==> flow/design.v <==
module my_fifo #(
                   parameter DATA_W           = 128      ,         
                   parameter DEPTH            = 16     ,         
                   parameter UPP_TH           = 4      ,         
                   parameter LOW_TH           = 2                
                )
                (
                   input                   clk         ,         
                   input                   rstn        ,         
                   input                   i_wren      ,         
                   input  [DATA_W - 1 : 0] i_wrdata    ,         
                   output                  o_alm_full  ,         
                   output                  o_full      ,         
                   input                   i_rden      ,         
                   output [DATA_W - 1 : 0] o_rddata    ,         
                   output                  o_alm_empty ,         
                   output                  o_empty               
                );
logic [DATA_W - 1        : 0] data_rg [DEPTH] ;         
logic [$clog2(DEPTH) - 1 : 0] wrptr_rg        ;         
logic [$clog2(DEPTH) - 1 : 0] rdptr_rg        ;         
logic [$clog2(DEPTH)     : 0] dcount_rg       ;         
logic                         wren_s          ;         
logic                         rden_s          ;         
logic                         full_s          ;         
logic                         empty_s         ;         
always @ (posedge clk) begin
   if (!rstn) begin      
      for (int i = 0; i < DEPTH; i++) begin
         data_rg[i] <= '0 ;
      end
      wrptr_rg  <= 0              ;
      rdptr_rg  <= 0              ;      
      dcount_rg <= 0              ;
   end
   else begin   
      if (wren_s) begin                          
         data_rg [wrptr_rg] <= i_wrdata ;         
         if (wrptr_rg == DEPTH - 1) begin
            wrptr_rg <= 0               ;         
         end
         else begin
            wrptr_rg <= wrptr_rg + 1    ;         
         end
      end
      if (rden_s) begin         
         if (rdptr_rg == DEPTH - 1) begin
            rdptr_rg <= 0               ;         
         end
         else begin
            rdptr_rg <= rdptr_rg + 1    ;         
         end
      end
      if (wren_s && !rden_s) begin                
         dcount_rg <= dcount_rg + 1 ;
      end                    
      else if (!wren_s && rden_s) begin           
         dcount_rg <= dcount_rg - 1 ;         
      end
   end
end
assign full_s      = (dcount_rg == DEPTH) ? 1'b1 : 0                ; 
assign empty_s     = (dcount_rg == 0    ) ? 1'b1 : 0                ;
assign wren_s      = i_wren & !full_s                               ;  
assign rden_s      = i_rden & !empty_s                              ;
assign o_full      = full_s                          ;
assign o_empty     = empty_s                                        ;
assign o_alm_full  = ((dcount_rg > UPP_TH) ? 1'b1 : 0)              ;
assign o_alm_empty = (dcount_rg < LOW_TH) ? 1'b1 : 0                ;  
assign o_rddata    = data_rg [rdptr_rg]                             ;   
endmodule
### Tool chain data of my_fifo

The steps from the RTL of my_fifo to its reports follow in flow order.
Lines are those of the file above, counted from 1.
A cell with - has no value.

| design | value |
|---|---|
| top | my_fifo |
| clock input | clk |
| library | sky130hd |
| library corner | tt_025C_1v80 |

### Word-level counts

Source: Yosys, flattened and elaborated, memories not mapped. Widths are those after wreduce. Print and check cells do not count. Equal cells are merged and count once.
Memory sizes are those after Yosys's memory passes, which may raise the word count (mostly to a power of two), join words into wider ones and drop unused or constant bits.

| storage and ports | value |
|---|---|
| bits in writable memories | 2,048 |
| cells after elaboration | 40 |
| memories kept | 1 |
| register bits | 13 |
| output and inout bits | 132 |
| input port bits | 132 |

Memories:

| name | depth | bits a word | RTL line | RTL |
|---|---|---|---|---|
| data_rg | 16 | 128 | 19 | `logic [DATA_W - 1        : 0] data_rg [DEPTH] ;` |

| cells by class | value |
|---|---|
| muxes and demuxes | 17 |
| eq/ne operators | 3 |
| add/subtract/negate cells | 4 |
| bitwise operators | 2 |
| order comparisons | 2 |
| reductions and logical operators | 8 |

Operator list:

| kind | number |
|---|---|
| 2-to-1 mux 128 bit | 2 |
| 2-to-1 mux 4 bit | 6 |
| 2-to-1 mux 5 bit | 2 |
| adder 4 x 1 -> 4 bit with constant B | 2 |
| equality test 4 bit with constant B | 2 |
| 2-to-1 mux 1 bit | 7 |
| adder 5 x 1 -> 5 bit with constant B | 1 |
| subtractor 5 x 1 -> 5 bit with constant B | 1 |
| less-than comparator 5 x 2 -> 1 bit with constant B | 1 |
| greater-than comparator 5 x 3 -> 1 bit with constant B | 1 |
| equality test 5 bit with constant B | 1 |
| zero test 5 bit | 1 |
| zero test 1 bit | 4 |
| bitwise AND 1 bit | 2 |
| logical AND 1 bit | 2 |
| nonzero test 2 bit | 1 |

### Longest topological paths

Longest topological path by Yosys (ltp), each cell counted once; first at word level (registers and memories cut), then after technology mapping (sequential cells cut; the memories' decode and read muxes count).

| depth | value |
|---|---|
| word-level depth | 8 |
| ABC_AREA | 0 |
| gate-level depth with buffers | 12 |
| depth with buffers taken out | 10 |

### Mapped cells and area

Source: synth_stat.txt of the flow (Yosys; design flattened, memories mapped). It holds for the ABC_AREA given above (unset counts as 0); a run with the other value may have another netlist.
Totals and module areas in this step are rounded.

Cells by type:

| cell | number | total area (µm²) |
|---|---|---|
| sky130_fd_sc_hd__edfxtp_1 | 2,048 | 6.15E+04 |
| sky130_fd_sc_hd__and2_1 | 2,051 | 1.28E+04 |
| sky130_fd_sc_hd__mux4_2 | 512 | 1.15E+04 |
| sky130_fd_sc_hd__a22oi_1 | 216 | 1.62E+03 |
| sky130_fd_sc_hd__clkbuf_1 | 323 | 1.21E+03 |
| sky130_fd_sc_hd__buf_4 | 100 | 750.72 |
| sky130_fd_sc_hd__nand2_1 | 125 | 469.2 |
| sky130_fd_sc_hd__buf_2 | 78 | 390.374 |
| sky130_fd_sc_hd__dfxtp_1 | 17 | 340.326 |
| sky130_fd_sc_hd__o22ai_1 | 40 | 250.24 |
| sky130_fd_sc_hd__nor2_1 | 37 | 138.883 |
| sky130_fd_sc_hd__nand2b_1 | 22 | 137.632 |
| sky130_fd_sc_hd__buf_6 | 10 | 112.608 |
| sky130_fd_sc_hd__ha_1 | 9 | 112.608 |
| sky130_fd_sc_hd__nor3_2 | 8 | 80.077 |
| sky130_fd_sc_hd__buf_1 | 21 | 78.826 |
| sky130_fd_sc_hd__nor4_2 | 4 | 50.048 |
| sky130_fd_sc_hd__a21oi_1 | 8 | 40.038 |

Other cell types: 22; their cells: 48.

| mapped netlist | value |
|---|---|
| mapped cells | 5,677 |
| mapped area | 0.092 mm² |
| mapped flip-flops | 2,065 |
| sequential area | 0.062 mm² |

### Worst setup path after synthesis

Path of least setup slack by OpenSTA after synthesis, without wires, with an ideal clock, recovery checks aside; 20% of the period is set as input and as output delay. Where synthesis merged equal registers, the netlist keeps one of their names.

| timing path post-synthesis | value |
|---|---|
| path kind | input to register |
| start | in rstn |
| end | mem data_rg[2][0] |
| period | 4,500 ps |
| required time | 3,990 ps |
| arrival | 4,954 ps |
| path slack | -964 ps |
| driving pins on the path | 5 |
| setup time | 510 ps |
| input delay | 900 ps |
| path delay | 4,564 ps |
| synthesis period reached | 5,464 ps |

"path delay" is the arrival time less input delay plus setup time.
"driving pins on the path": output pins that drive a net of the path, with the launching flip-flop's if there is one; two outputs of one cell count as two.
"synthesis period reached" = period - worst setup slack (recovery checks aside). The figure is calculated, with input and output delays left at 20% of the set period.
Between the ends stands the longest chain of elaborated cells between them, by number of cells; it is not shown to be the way that was timed. Of several equally long chains one is given.
A line is the first line of the expression or statement that the cell stems from. Yosys adds cells for indexed reads and writes and turns some case tables into memories.
Only ways into the end's enable, where the timed path ends, are counted here.

| between the ends, post-synthesis | value |
|---|---|
| path through | sky130_fd_sc_hd__clkbuf_1 -> sky130_fd_sc_hd__nand2_1 -> sky130_fd_sc_hd__nor4_2 -> sky130_fd_sc_hd__buf_2 -> sky130_fd_sc_hd__nand2b_1 |
| cells in the longest elaborated chain | 1 |
| elaborated cells between the ends (all ways) | 3 |
| RTL lines with such cells | 1 |

RTL lines, path post-synthesis:

| item | RTL line | RTL |
|---|---|---|
| start: declaration | 9 | `input                   rstn        ,` |
| 2-to-1 mux 4 bit | 28 | `if (!rstn) begin` |
| end: declaration | 19 | `logic [DATA_W - 1        : 0] data_rg [DEPTH] ;` |

### Worst path after layout

From the final timing report of entry A: the path of least setup slack in the routed layout; clock arrival at registers is part of the times.
The report prints the path's times to 10 ps; the period is as set.

| timing path post-layout | value |
|---|---|
| path kind | register to output |
| start | reg (no name shown) |
| end | out o_rddata[67] |
| period | 3,720 ps |
| driving pins on the path | 12 |
| required time | 2,980 ps |
| arrival | 3,000 ps |
| path slack | -30 ps |
| output delay | 740 ps |

| between the ends, post-layout | value |
|---|---|
| path through | sky130_fd_sc_hd__dfxtp_4 -> sky130_fd_sc_hd__buf_12 -> sky130_fd_sc_hd__buf_12 -> sky130_fd_sc_hd__buf_16 -> sky130_fd_sc_hd__buf_12 -> sky130_fd_sc_hd__buf_6 -> sky130_fd_sc_hd__buf_12 -> sky130_fd_sc_hd__buf_12 -> sky130_fd_sc_hd__mux4_2 -> sky130_fd_sc_hd__a22oi_2 -> sky130_fd_sc_hd__nand2_1 -> sky130_fd_sc_hd__buf_2 |

RTL lines, path post-layout:

| item | RTL line | RTL |
|---|---|---|
| end: declaration | 15 | `output [DATA_W - 1 : 0] o_rddata    ,` |

Chain of elaborated cells between the ends: none given.

Memo
Re: implementation data of my_fifo

Below are 3 stored runs of the flow (Yosys, OpenROAD; platform sky130hd) on my_fifo, each with its settings and what was measured, unordered. Constraints: input delay and output delay 20% of the set period each, output load 0.01 pF.
"period achieved": clock period set for the run, less the worst setup slack. It is reckoned from that one timing run; input and output delays stay at 20% of the period that was set.
"power consumption" is the tool's figure for a default switching activity; nothing was simulated.
The results are shown rounded.

## Entry A

==> flow/run.sh <==
#!/bin/bash
# the make line also repeats the synthesis and layout settings of config.mk as NAME=value (left out here)
make -C /OpenROAD-flow-scripts/flow DESIGN_CONFIG=/design/flow/config.mk WORK_HOME=/design/flow/orfs CLKGATE_MAP_FILE= finish
==> flow/config.mk <==
export PLATFORM = sky130hd
export DESIGN_NAME = my_fifo
export DESIGN_NICKNAME = my_fifo
export VERILOG_FILES = /design/flow/design.v
export SDC_FILE = /design/flow/constraint.sdc
export NUM_CORES = 4
export LEC_CHECK = 0
export CAP_MARGIN = 25
export CELL_PAD_IN_SITES_DETAIL_PLACEMENT = 1
export CORE_ASPECT_RATIO = 0.53
export CORE_MARGIN = 2
export CORE_UTILIZATION = 45
export HOLD_SLACK_MARGIN = -0.09
export PLACE_DENSITY_LB_ADDON = 0.04
export SLEW_MARGIN = 20
==> flow/constraint.sdc <==
create_clock -name core_clock -period 3.72 [get_ports {clk}]
set_input_delay 0.7440 -clock core_clock [delete_from_list [all_inputs] [get_ports {clk}]]
set_output_delay 0.7440 -clock core_clock [all_outputs]
set_load 0.01 [all_outputs]

| result of entry A | value |
|---|---|
| std-cell area (final layout) | 0.11 mm² |
| mapped cell area after synthesis | 0.092 mm² |
| worst slack on setup checks | -26 ps |
| full die area | 0.21 mm² |
| period achieved | 3,746 ps |
| summed negative setup slack | -100 ps |
| power consumption | 61,000 µW |
| worst hold slack in the final report | 380 ps |

## Entry B

==> flow/run.sh <==
#!/bin/bash
# the make line also repeats the synthesis and layout settings of config.mk as NAME=value (left out here)
make -C /OpenROAD-flow-scripts/flow DESIGN_CONFIG=/design/flow/config.mk WORK_HOME=/design/flow/orfs CLKGATE_MAP_FILE= finish
==> flow/config.mk <==
export PLATFORM = sky130hd
export DESIGN_NAME = my_fifo
export DESIGN_NICKNAME = my_fifo
export VERILOG_FILES = /design/flow/design.v
export SDC_FILE = /design/flow/constraint.sdc
export NUM_CORES = 4
export LEC_CHECK = 0
export CAP_MARGIN = 20
export CORE_MARGIN = 2
export CORE_UTILIZATION = 45
export PLACE_DENSITY = 0.6
export SLEW_MARGIN = 20
==> flow/constraint.sdc <==
create_clock -name core_clock -period 4.5 [get_ports {clk}]
set_input_delay 0.9000 -clock core_clock [delete_from_list [all_inputs] [get_ports {clk}]]
set_output_delay 0.9000 -clock core_clock [all_outputs]
set_load 0.01 [all_outputs]

| result of entry B | value |
|---|---|
| worst slack on setup checks | 59 ps |
| full die area | 0.21 mm² |
| worst hold slack in the final report | 490 ps |
| period achieved | 4,441 ps |
| summed negative setup slack | 0 ps |
| std-cell area (final layout) | 0.1 mm² |
| mapped cell area after synthesis | 0.092 mm² |
| power consumption | 48,000 µW |

## Entry C

==> flow/run.sh <==
#!/bin/bash
# the make line also repeats the synthesis and layout settings of config.mk as NAME=value (left out here)
make -C /OpenROAD-flow-scripts/flow DESIGN_CONFIG=/design/flow/config.mk WORK_HOME=/design/flow/orfs CLKGATE_MAP_FILE= finish
==> flow/config.mk <==
export PLATFORM = sky130hd
export DESIGN_NAME = my_fifo
export DESIGN_NICKNAME = my_fifo
export VERILOG_FILES = /design/flow/design.v
export SDC_FILE = /design/flow/constraint.sdc
export NUM_CORES = 4
export LEC_CHECK = 0
export CAP_MARGIN = 20
export CORE_ASPECT_RATIO = 0.71
export CORE_MARGIN = 10
export CORE_UTILIZATION = 57
export GPL_ROUTABILITY_DRIVEN = 0
export PLACE_DENSITY_LB_ADDON = 0.28
export SLEW_MARGIN = 20
export TNS_END_PERCENT = 90
==> flow/constraint.sdc <==
create_clock -name core_clock -period 3.39 [get_ports {clk}]
set_input_delay 0.6780 -clock core_clock [delete_from_list [all_inputs] [get_ports {clk}]]
set_output_delay 0.6780 -clock core_clock [all_outputs]
set_load 0.01 [all_outputs]

| result of entry C | value |
|---|---|
| period achieved | 3,715 ps |
| full die area | 0.18 mm² |
| worst hold slack in the final report | 240 ps |
| mapped cell area after synthesis | 0.092 mm² |
| summed negative setup slack | -17,000 ps |
| worst slack on setup checks | -320 ps |
| std-cell area (final layout) | 0.11 mm² |
| power consumption | 66,000 µW |
